==> flow/design.v <==
module MAC(
	clk,
	rst_n,
	in_valid,
	in_mode,
	in_act,
	in_wgt,
	out_act_idx,
	out_wgt_idx,
	out_idx,
    out_valid,
	out_data,
	out_finish
);
input clk, rst_n, in_valid, in_mode;
input [0:7][3:0] in_act;
input [0:8][3:0] in_wgt;
output logic [3:0] out_act_idx, out_wgt_idx, out_idx;
output logic out_valid, out_finish;
output logic [0:7][11:0] out_data;
logic cs, ns;
logic mode;
logic [3:0] cnt_reg, cnt, cnt_nxt;
logic [0:7][0:7][3:0] in;  
logic [0:9][0:9][3:0] act;  
logic [0:8][3:0] wgt;
logic [0:7][0:8][3:0] a;
logic [0:8][3:0] w;
logic [0:7][11:0] d;
logic [0:7][11:0] data;
logic [2:0] out_cnt;  
logic out_valid_nxt;
always @(*) begin
	case (cs)
	0: ns = (in_valid)? 1 : cs;
	1: ns = (out_finish)? 0 : cs;
	endcase
end
always @(posedge clk or negedge rst_n) begin
	if (~rst_n) begin
		cs <= 0;
	end else begin
		cs <= ns;
	end
end
always @(posedge clk or negedge rst_n) begin
	if (~rst_n) begin
		mode <= 0;
	end else if (in_valid) begin  
		mode <= in_mode;
	end	else begin  
		mode <= mode;
	end
end
assign out_act_idx = cnt;
assign out_wgt_idx = cnt + 1;
always @(*) begin
	if (in_valid) begin
		cnt_nxt = 0;
	end else if (cnt == 15) begin 
		cnt_nxt = 0;
	end else begin
		cnt_nxt = cnt + 1;
	end
end
always @(posedge clk or negedge rst_n) begin
	if (!rst_n) begin
		cnt <= 0;
		cnt_reg <= 0;
	end
	else begin
		cnt <= cnt_nxt;
		cnt_reg <= cnt;
	end
end
genvar i;
genvar j;
generate
	for (i = 0; i < 8; i = i + 1) begin  
		for (j = 0; j < 8; j = j + 1) begin  
			always @(posedge clk or negedge rst_n) begin
				if (~rst_n) begin
					in[i][j] <= 0;
				end else if (i == out_act_idx) begin  
					in[i][j] <= in_act[j];
				end else begin
					in[i][j] <= in[i][j];  
				end
			end
		end
	end
endgenerate
generate
	for(i = 0;i<10; i = i+1)begin
		assign act[0][i] = 0;
		assign act[9][i] = 0;
		assign act[i][0] = 0;
		assign act[i][9] = 0;
	end
	for (i = 1; i < 9; i = i + 1) begin
		for (j = 1; j < 9; j = j + 1) begin
			assign act[i][j] = in[i-1][j-1]; 
		end
	end
endgenerate
generate
	for (i = 0; i < 9; i = i + 1) begin  
		always @(posedge clk or negedge rst_n) begin  
			if (~rst_n) begin
				wgt[i] <= 0;
			end else begin
				wgt[i] <= in_wgt[i];
			end
		end
	end
endgenerate
always @(*) begin
	if (mode) begin  
		case (cnt - 2)  
		0:begin  
			for (integer n = 0; n < 8; n = n + 1) begin
				a[n][0] = act[0][n];
				a[n][1] = act[0][n + 1];
				a[n][2] = act[0][n + 2];
				a[n][3] = act[1][n];
				a[n][4] = act[1][n + 1];
				a[n][5] = act[1][n + 2];
				a[n][6] = act[2][n];
				a[n][7] = act[2][n + 1];
				a[n][8] = act[2][n + 2];
			end
		end
		1:begin  
			for (integer n = 0; n < 8; n = n + 1) begin
				a[n][0] = act[1][n];
				a[n][1] = act[1][n + 1];
				a[n][2] = act[1][n + 2];
				a[n][3] = act[2][n];
				a[n][4] = act[2][n + 1];
				a[n][5] = act[2][n + 2];
				a[n][6] = act[3][n];
				a[n][7] = act[3][n + 1];
				a[n][8] = act[3][n + 2];
			end
		end
		2:begin  
			for (integer n = 0; n < 8; n = n + 1) begin
				a[n][0] = act[2][n];
				a[n][1] = act[2][n + 1];
				a[n][2] = act[2][n + 2];
				a[n][3] = act[3][n];
				a[n][4] = act[3][n + 1];
				a[n][5] = act[3][n + 2];
				a[n][6] = act[4][n];
				a[n][7] = act[4][n + 1];
				a[n][8] = act[4][n + 2];
			end
		end
		3:begin  
			for (integer n = 0; n < 8; n = n + 1) begin
				a[n][0] = act[3][n];
				a[n][1] = act[3][n + 1];
				a[n][2] = act[3][n + 2];
				a[n][3] = act[4][n];
				a[n][4] = act[4][n + 1];
				a[n][5] = act[4][n + 2];
				a[n][6] = act[5][n];
				a[n][7] = act[5][n + 1];
				a[n][8] = act[5][n + 2];
			end
		end
		4:begin  
			for (integer n = 0; n < 8; n = n + 1) begin
				a[n][0] = act[4][n];
				a[n][1] = act[4][n + 1];
				a[n][2] = act[4][n + 2];
				a[n][3] = act[5][n];
				a[n][4] = act[5][n + 1];
				a[n][5] = act[5][n + 2];
				a[n][6] = act[6][n];
				a[n][7] = act[6][n + 1];
				a[n][8] = act[6][n + 2];
			end
		end
		5:begin  
			for (integer n = 0; n < 8; n = n + 1) begin
				a[n][0] = act[5][n];
				a[n][1] = act[5][n + 1];
				a[n][2] = act[5][n + 2];
				a[n][3] = act[6][n];
				a[n][4] = act[6][n + 1];
				a[n][5] = act[6][n + 2];
				a[n][6] = act[7][n];
				a[n][7] = act[7][n + 1];
				a[n][8] = act[7][n + 2];
			end
		end
		6:begin  
			for (integer n = 0; n < 8; n = n + 1) begin
				a[n][0] = act[6][n];
				a[n][1] = act[6][n + 1];
				a[n][2] = act[6][n + 2];
				a[n][3] = act[7][n];
				a[n][4] = act[7][n + 1];
				a[n][5] = act[7][n + 2];
				a[n][6] = act[8][n];
				a[n][7] = act[8][n + 1];
				a[n][8] = act[8][n + 2];
			end
		end
		7:begin  
			for (integer n = 0; n < 8; n = n + 1) begin
				a[n][0] = act[7][n];
				a[n][1] = act[7][n + 1];
				a[n][2] = act[7][n + 2];
				a[n][3] = act[8][n];
				a[n][4] = act[8][n + 1];
				a[n][5] = act[8][n + 2];
				a[n][6] = act[9][n];
				a[n][7] = act[9][n + 1];
				a[n][8] = act[9][n + 2];
			end
		end
		default:begin  
			for (integer n = 0; n < 8; n = n + 1) begin
				for (integer m = 0; m < 9; m = m + 1) begin
					a[n][m] = 0;
				end
			end
		end
		endcase
	end else begin  
		for (integer n = 0; n < 8; n = n + 1) begin
			for (integer m = 0; m < 9; m = m + 1) begin
				a[n][m] = act [n + 1][m + 1];
			end
		end
	end
end
generate
	for (i = 0; i < 9; i = i + 1) begin
		always @(*) begin
			w[i] = wgt[i];  
			if (~mode) begin  
				if (i == 8) begin
					w[i] = 0;
				end
			end
		end
	end
endgenerate
genvar n;
generate
	for (n = 0; n < 8; n = n + 1) begin  
		always @(*) begin
			data[n] =  a[n][0]*w[0] + a[n][1]*w[1] + a[n][2]*w[2] + a[n][3]*w[3] + a[n][4]*w[4] + a[n][5]*w[5] + a[n][6]*w[6] + a[n][7]*w[7] + a[n][8]*w[8];
		end
	end
endgenerate
generate
	for (i = 0; i < 8; i = i + 1) begin
		always @(posedge clk or negedge rst_n) begin
			if (~rst_n) begin  
				out_data[i] <= 0;
			end else begin  
				out_data[i] <= data[i];
			end
		end
	end
endgenerate
assign out_cnt = (mode)? (cnt - 2) : (cnt - 8);  
always @(*) begin
	out_valid_nxt = 0;
	if (in_valid) begin
		out_valid_nxt = 0;
	end else if (mode && cs) begin  
		out_valid_nxt = ((cnt >= 2) && (cnt <= 9));
	end else if (~mode && cs) begin  
		out_valid_nxt = ((cnt >= 8) && (cnt <= 15));
	end
end
always @(posedge clk or negedge rst_n) begin
	if (~rst_n) begin  
		out_valid <= 0;
	end else begin 
		out_valid <= out_valid_nxt;
	end 
end
always @(posedge clk or negedge rst_n) begin
	if (~rst_n) begin
		out_idx[2:0] <= 0;
	end else begin
		out_idx[2:0] <= out_cnt;  
	end
end
always @(posedge clk or negedge rst_n) begin
	if (~rst_n) begin
		out_idx[3] <= 0;
	end else begin
		out_idx[3] <= ~mode;  
	end
end
always @(posedge clk or negedge rst_n) begin
	if (~rst_n) begin
		out_finish <= 0;
	end else begin
		out_finish <= out_valid && (out_cnt == 7);  
	end
end
endmodule
# ---- Reports on MAC
# The steps from the RTL of MAC to its reports follow in flow order.
# Lines are those of the file above, counted from 1.
# Operators: Yosys type, input widths -> output width; for muxes data width and select width s.
# Not given: n/a
dict set report setup {
  design {MAC}
  clk_port {clk}
  cell_library {sky130hd}
  pvt_corner {tt_025C_1v80}
}

# ---- Word level
# Yosys after proc, flatten, opt, wreduce and memory -nomap, before mapping. Enables and synchronous resets that opt folds into registers are not counted as muxes. Memory bits, and registers merged into a memory's read port (data or address), are not among the register bits. Print and check cells are not counted. Equal cells are merged and count once.
dict set report word_totals {
  in_bits 72
  mem_bits_rw 0
  mem_bits_ro 0
  clocked_rd_ports_x_width 0
  latch_bits 0
  mem_count 0
  ff_bits 400
  word_cells 359
  output_inout_bits 110
}
dict set report classes {
  mux 105
  multipliers 71
  n_addsub 66
  n_cmp 4
  div_mod_pow 0
  reduce_logical 7
  n_shift 0
  bitwise 2
  n_eq 16
}
# op n
set op_table {}
lappend op_table {{$mul 4x4->8} 71}
lappend op_table {{$pmux 4 s7} 16}
lappend op_table {{$add 12x8->12} 31}
lappend op_table {{$mux 4} 74}
lappend op_table {{$pmux 4 s8} 8}
lappend op_table {{$eq 32x3->1 const B} 4}
lappend op_table {{$add 11x8->12} 8}
lappend op_table {{$add 10x8->11} 8}
lappend op_table {{$add 9x8->10} 8}
lappend op_table {{$add 8x8->9} 8}
lappend op_table {{$eq 32x2->1 const B} 2}
lappend op_table {{$eq 32x1->1 const B} 1}
lappend op_table {{$logic_not 32->1} 1}
lappend op_table {{$eq 3x4->1 const A} 4}
lappend op_table {{$eq 2x4->1 const A} 2}
lappend op_table {{$le 4x4->1 const B} 2}
lappend op_table {{$logic_and 1x1->1} 5}
lappend op_table {{$sub 4x2->5 const B} 1}
lappend op_table {{$mux 1} 5}
lappend op_table {{$eq 1x4->1 const A} 1}
lappend op_table {{$add 4x1->4 const B} 1}
lappend op_table {{$ge 4x2->1 const B} 1}
lappend op_table {{$ge 4x4->1 const B} 1}
lappend op_table {{$eq 4x4->1 const B} 1}
lappend op_table {{$logic_not 4->1} 1}
lappend op_table {{$sub 3x1->3 const B} 1}
lappend op_table {{$eq 3x3->1 const B} 1}
lappend op_table {{$mux 3} 1}
# Other operator kinds: 2; their cells: 3.

# ---- Logic depth
# Depth = most cells in a row (Yosys ltp): at word level without a register or memory, in the mapped netlist without a sequential cell, where the memories' decode and read muxes count.
dict set report depth {
  ltp_word 13
  ABC_AREA 0
  mapped_depth 35
  mapped_depth_nobuf 29
}

# ---- Mapped cells and area
# The flow's flattened synthesis, as Yosys stat reports it; memories are mapped. The netlist is that of the ABC_AREA named above (0 if unset); the other value can give another one.
# The area totals of this step are shown rounded.
dict set report mapped {
  ffs 400
  buffers 402
  yosys_area_um2 62000
  mapped_cells 6408
}
# type n
set types {}
lappend types {sky130_fd_sc_hd__fa_1 999}
lappend types {sky130_fd_sc_hd__dfrtp_1 400}
lappend types {sky130_fd_sc_hd__ha_1 594}
lappend types {sky130_fd_sc_hd__inv_1 1279}
lappend types {sky130_fd_sc_hd__mux2_2 256}
lappend types {sky130_fd_sc_hd__and3_1 310}
lappend types {sky130_fd_sc_hd__nor3b_1 256}
lappend types {sky130_fd_sc_hd__o21ai_0 279}
lappend types {sky130_fd_sc_hd__nand3_1 240}
lappend types {sky130_fd_sc_hd__nand2_1 283}
lappend types {sky130_fd_sc_hd__nor2_1 279}
lappend types {sky130_fd_sc_hd__a22oi_1 116}
lappend types {sky130_fd_sc_hd__clkbuf_1 226}
lappend types {sky130_fd_sc_hd__or2_2 115}
lappend types {sky130_fd_sc_hd__or3b_2 64}
lappend types {sky130_fd_sc_hd__buf_2 101}
lappend types {sky130_fd_sc_hd__and2_1 70}
lappend types {sky130_fd_sc_hd__a222oi_1 38}
# Other cell types: 53; their cells: 503.

# ---- Path before layout
# Source: OpenSTA report_checks on the synthesized netlist (no wires, ideal clock, input and output delay 20% of the period each), path of least setup slack; recovery checks are left aside. Register names are those of the netlist, which keeps one name where synthesis merged equal registers.
dict set report synth_timing {
  path_type {register to register}
  from {register cnt[1]}
  to {register out_data}
  arrival_time_ns 8.043
  tclk_ns 8.4
  path_stages 35
  setup_ns 0.104
  delay_ns 8.147
  slack_ns 0.253
  required_ns 8.296
  synth_period_reached_ns 8.147
}
# "delay_ns" = arrival - input delay + setup time.
# "path_stages": output pins that drive a net of the path, with the launching flip-flop's if there is one; two outputs of one cell count as two.
# "synth_period_reached_ns" is the clock period less the worst setup slack; recovery checks do not enter. This is arithmetic on one report: input and output delays are still those of the set period (20% each).
# Where an end lacks its bit number, it is one bit of the signal, or one of the new flip-flops if synthesis recoded a state register.
# The rows between start and end are the longest chain of elaborated cells between them; the timing report does not say that the signal goes this way. Where chains are equally long, one stands for them.
# A line is the first line of the expression or statement that the cell stems from. Yosys adds cells for indexed reads and writes and turns some case tables into memories.
dict set report synth_between {
  cell_sequence {sky130_fd_sc_hd__dfrtp_1 sky130_fd_sc_hd__inv_1 sky130_fd_sc_hd__ha_1 sky130_fd_sc_hd__ha_1 sky130_fd_sc_hd__and3b_1 sky130_fd_sc_hd__buf_2 sky130_fd_sc_hd__and2_1 sky130_fd_sc_hd__buf_2 sky130_fd_sc_hd__buf_6 sky130_fd_sc_hd__buf_6 sky130_fd_sc_hd__buf_2 sky130_fd_sc_hd__a22oi_1 sky130_fd_sc_hd__and3_1 sky130_fd_sc_hd__buf_2 sky130_fd_sc_hd__o21ai_0 sky130_fd_sc_hd__fa_1 sky130_fd_sc_hd__inv_1 sky130_fd_sc_hd__fa_1 sky130_fd_sc_hd__inv_1 sky130_fd_sc_hd__fa_1 sky130_fd_sc_hd__fa_1 sky130_fd_sc_hd__inv_1 sky130_fd_sc_hd__fa_1 sky130_fd_sc_hd__fa_1 sky130_fd_sc_hd__fa_1 sky130_fd_sc_hd__inv_1 sky130_fd_sc_hd__ha_1 sky130_fd_sc_hd__ha_1 sky130_fd_sc_hd__inv_1 sky130_fd_sc_hd__fa_1 sky130_fd_sc_hd__nor2b_1 sky130_fd_sc_hd__o21ai_0 sky130_fd_sc_hd__a21oi_1 sky130_fd_sc_hd__o21ai_0 sky130_fd_sc_hd__a221oi_1}
  elab_chain_len 13
}
# element line
set synth_rtl {}
lappend synth_rtl {{start, declared} 23} ;# logic [3:0] cnt_reg, cnt, cnt_nxt;
lappend synth_rtl {{start, assigned} 68} ;# cnt <= 0;
lappend synth_rtl {{start, assigned} 72} ;# cnt <= cnt_nxt;
lappend synth_rtl {{$sub 4x2->5} 119} ;# case (cnt - 2)
lappend synth_rtl {{$eq 32x3->1} 119}
lappend synth_rtl {{$pmux 4 s7} 119}
lappend synth_rtl {{$mux 4} 118} ;# if (mode) begin
lappend synth_rtl {{$mul 4x4->8} 256} ;# data[n] = a[n][0]*w[0] + a[n][1]*w[1] + a[n][2]*w[2] + a[n][3]*w[3] + a[n][4]*w[4] + a[n][5]*w[5] + a[n][6]*w[ ...
lappend synth_rtl {{$add 8x8->9} 256}
lappend synth_rtl {{$add 9x8->10} 256}
lappend synth_rtl {{$add 10x8->11} 256}
lappend synth_rtl {{$add 11x8->12} 256}
lappend synth_rtl {{$add 12x8->12 x4} 256}
lappend synth_rtl {{end, assigned} 264} ;# out_data[i] <= 0;
lappend synth_rtl {{end, assigned} 266} ;# out_data[i] <= data[i];
lappend synth_rtl {{end, declared} 20} ;# output logic [0:7][11:0] out_data;

# ---- Timing after layout
# From the final timing report of job 1: the path of least setup slack in the routed layout; clock arrival at registers is part of the times.
dict set report layout_timing {
  path_type {register to register}
  from {register cnt[1]}
  to {register out_data}
  slack_ns -0.14
  arrival_time_ns 9.10
  required_ns 8.96
  tclk_ns 8.33
  path_stages 29
  setup_ns 0.10
}
# Where an end lacks its bit number, it is one bit of the signal, or one of the new flip-flops if synthesis recoded a state register.
# The rows between start and end are the longest chain of elaborated cells between them; the timing report does not say that the signal goes this way. Where chains are equally long, one stands for them.
dict set report layout_between {
  cell_sequence {sky130_fd_sc_hd__dfrtp_1 sky130_fd_sc_hd__inv_1 sky130_fd_sc_hd__ha_1 sky130_fd_sc_hd__ha_1 sky130_fd_sc_hd__o311a_4 sky130_fd_sc_hd__buf_12 sky130_fd_sc_hd__and3_1 sky130_fd_sc_hd__a2111oi_0 sky130_fd_sc_hd__nand3_1 sky130_fd_sc_hd__buf_12 sky130_fd_sc_hd__and3_1 sky130_fd_sc_hd__fa_1 sky130_fd_sc_hd__inv_1 sky130_fd_sc_hd__fa_1 sky130_fd_sc_hd__fa_1 sky130_fd_sc_hd__fa_1 sky130_fd_sc_hd__fa_1 sky130_fd_sc_hd__fa_1 sky130_fd_sc_hd__fa_1 sky130_fd_sc_hd__inv_1 sky130_fd_sc_hd__ha_1 sky130_fd_sc_hd__ha_1 sky130_fd_sc_hd__inv_1 sky130_fd_sc_hd__fa_1 sky130_fd_sc_hd__nor2b_1 sky130_fd_sc_hd__o21ai_0 sky130_fd_sc_hd__a21oi_1 sky130_fd_sc_hd__o21ai_0 sky130_fd_sc_hd__a221oi_1}
  elab_chain_len 13
}
# element line
set layout_rtl {}
lappend layout_rtl {{start, declared} 23} ;# logic [3:0] cnt_reg, cnt, cnt_nxt;
lappend layout_rtl {{start, assigned} 68} ;# cnt <= 0;
lappend layout_rtl {{start, assigned} 72} ;# cnt <= cnt_nxt;
lappend layout_rtl {{$sub 4x2->5} 119} ;# case (cnt - 2)
lappend layout_rtl {{$eq 32x3->1} 119}
lappend layout_rtl {{$pmux 4 s7} 119}
lappend layout_rtl {{$mux 4} 118} ;# if (mode) begin
lappend layout_rtl {{$mul 4x4->8} 256} ;# data[n] = a[n][0]*w[0] + a[n][1]*w[1] + a[n][2]*w[2] + a[n][3]*w[3] + a[n][4]*w[4] + a[n][5]*w[5] + a[n][6]*w[ ...
lappend layout_rtl {{$add 8x8->9} 256}
lappend layout_rtl {{$add 9x8->10} 256}
lappend layout_rtl {{$add 10x8->11} 256}
lappend layout_rtl {{$add 11x8->12} 256}
lappend layout_rtl {{$add 12x8->12 x4} 256}
lappend layout_rtl {{end, assigned} 264} ;# out_data[i] <= 0;
lappend layout_rtl {{end, assigned} 266} ;# out_data[i] <= data[i];
lappend layout_rtl {{end, declared} 20} ;# output logic [0:7][11:0] out_data;

# Flow runs of MAC

Below are 4 stored runs of the flow (Yosys, OpenROAD; platform sky130hd) on MAC, each with its settings and what was measured, unordered. Constraints: input delay and output delay 20% of the set period each, output load 0.01 pF.
By "period_reached_ns" is meant the clock period of the run minus its worst setup slack. This is arithmetic on one report: input and output delays are still those of the set period (20% each).
"worst_path_allowed_less_slack_ns" means the part of the period allowed to the worst setup path (the constraints hold back 20% at inputs and 20% at outputs) less its slack; where the path has registers, the arrival times of their clocks count too.
The measured numbers are rounded.

[flow] job 1: files
==> flow/run.sh <==
#!/bin/bash
# the make line also repeats the synthesis and layout settings of config.mk as NAME=value (left out here)
make -C /OpenROAD-flow-scripts/flow DESIGN_CONFIG=/design/flow/config.mk WORK_HOME=/design/flow/orfs CLKGATE_MAP_FILE= finish
==> flow/config.mk <==
export PLATFORM = sky130hd
export DESIGN_NAME = MAC
export DESIGN_NICKNAME = MAC
export VERILOG_FILES = /design/flow/design.v
export SDC_FILE = /design/flow/constraint.sdc
export NUM_CORES = 4
export LEC_CHECK = 0
export CAP_MARGIN = 20
export CORE_MARGIN = 2
export CORE_UTILIZATION = 40
export SETUP_SLACK_MARGIN = -0.44
export SLEW_MARGIN = 20
==> flow/constraint.sdc <==
create_clock -name core_clock -period 8.33 [get_ports {clk}]
set_input_delay 1.6660 -clock core_clock [delete_from_list [all_inputs] [get_ports {clk}]]
set_output_delay 1.6660 -clock core_clock [all_outputs]
set_load 0.01 [all_outputs]

[flow] job 1: metrics
[metrics] layout_stdcell_area_um2 = 71600
[metrics] period_reached_ns = 8.474
[metrics] worst_path_allowed_less_slack_ns = 8.47
[metrics] worst_path_kind = register to register
[metrics] dieArea_um2 = 158000
[metrics] final_setup_ws_ns = -0.144
[metrics] fin_tns_ns = -1.65
[metrics] hold_ws_ns = 0.473
[metrics] finish.utilization_frac = 0.465
[metrics] ys_area_um2 = 62000

[flow] job 2: files
==> flow/run.sh <==
#!/bin/bash
# the make line also repeats the synthesis and layout settings of config.mk as NAME=value (left out here)
make -C /OpenROAD-flow-scripts/flow DESIGN_CONFIG=/design/flow/config.mk WORK_HOME=/design/flow/orfs CLKGATE_MAP_FILE= finish
==> flow/config.mk <==
export PLATFORM = sky130hd
export DESIGN_NAME = MAC
export DESIGN_NICKNAME = MAC
export VERILOG_FILES = /design/flow/design.v
export SDC_FILE = /design/flow/constraint.sdc
export NUM_CORES = 4
export LEC_CHECK = 0
export ABC_AREA = 0
export CAP_MARGIN = 20
export CELL_PAD_IN_SITES_DETAIL_PLACEMENT = 1
export CORE_MARGIN = 8
export CORE_UTILIZATION = 68
export CTS_CLUSTER_DIAMETER = 341
export CTS_CLUSTER_SIZE = 92
export GPL_TIMING_DRIVEN = 1
export PLACE_DENSITY_LB_ADDON = 0.18
export SLEW_MARGIN = 20
==> flow/constraint.sdc <==
create_clock -name core_clock -period 6.32 [get_ports {clk}]
set_input_delay 1.2640 -clock core_clock [delete_from_list [all_inputs] [get_ports {clk}]]
set_output_delay 1.2640 -clock core_clock [all_outputs]
set_load 0.01 [all_outputs]

[flow] job 2: not finished: placement ended with error DPL-0033

[flow] job 3: files
==> flow/run.sh <==
#!/bin/bash
# the make line also repeats the synthesis and layout settings of config.mk as NAME=value (left out here)
make -C /OpenROAD-flow-scripts/flow DESIGN_CONFIG=/design/flow/config.mk WORK_HOME=/design/flow/orfs CLKGATE_MAP_FILE= finish
==> flow/config.mk <==
export PLATFORM = sky130hd
export DESIGN_NAME = MAC
export DESIGN_NICKNAME = MAC
export VERILOG_FILES = /design/flow/design.v
export SDC_FILE = /design/flow/constraint.sdc
export NUM_CORES = 4
export LEC_CHECK = 0
export CAP_MARGIN = 30
export CELL_PAD_IN_SITES_GLOBAL_PLACEMENT = 0
export CORE_ASPECT_RATIO = 0.51
export CORE_MARGIN = 9
export CORE_UTILIZATION = 20
export CTS_CLUSTER_DIAMETER = 324
export CTS_CLUSTER_SIZE = 11
export GPL_ROUTABILITY_DRIVEN = 0
export GPL_TIMING_DRIVEN = 1
export MAX_ROUTING_LAYER = met4
export MIN_ROUTING_LAYER = met2
export PLACE_DENSITY_LB_ADDON = 0.17
export SETUP_SLACK_MARGIN = 2.13
export SLEW_MARGIN = 35
export TNS_END_PERCENT = 70
==> flow/constraint.sdc <==
create_clock -name core_clock -period 11.0 [get_ports {clk}]
set_input_delay 2.2000 -clock core_clock [delete_from_list [all_inputs] [get_ports {clk}]]
set_output_delay 2.2000 -clock core_clock [all_outputs]
set_load 0.01 [all_outputs]

[flow] job 3: not finished: routing ended with error GRT-0116

[flow] job 4: files
==> flow/run.sh <==
#!/bin/bash
# the make line also repeats the synthesis and layout settings of config.mk as NAME=value (left out here)
make -C /OpenROAD-flow-scripts/flow DESIGN_CONFIG=/design/flow/config.mk WORK_HOME=/design/flow/orfs CLKGATE_MAP_FILE= finish
==> flow/config.mk <==
export PLATFORM = sky130hd
export DESIGN_NAME = MAC
export DESIGN_NICKNAME = MAC
export VERILOG_FILES = /design/flow/design.v
export SDC_FILE = /design/flow/constraint.sdc
export NUM_CORES = 4
export LEC_CHECK = 0
export ABC_AREA = 1
export CAP_MARGIN = 20
export CELL_PAD_IN_SITES_GLOBAL_PLACEMENT = 2
export CORE_MARGIN = 4
export CORE_UTILIZATION = 59
export CTS_CLUSTER_DIAMETER = 152
export GPL_ROUTABILITY_DRIVEN = 0
export GPL_TIMING_DRIVEN = 0
export HOLD_SLACK_MARGIN = 0.19
export MIN_ROUTING_LAYER = met2
export PLACE_DENSITY_LB_ADDON = 0.08
export SLEW_MARGIN = 0
export TNS_END_PERCENT = 70
==> flow/constraint.sdc <==
create_clock -name core_clock -period 6.55 [get_ports {clk}]
set_input_delay 1.3100 -clock core_clock [delete_from_list [all_inputs] [get_ports {clk}]]
set_output_delay 1.3100 -clock core_clock [all_outputs]
set_load 0.01 [all_outputs]

[flow] job 4: not finished: placement ended with error FLW-0024
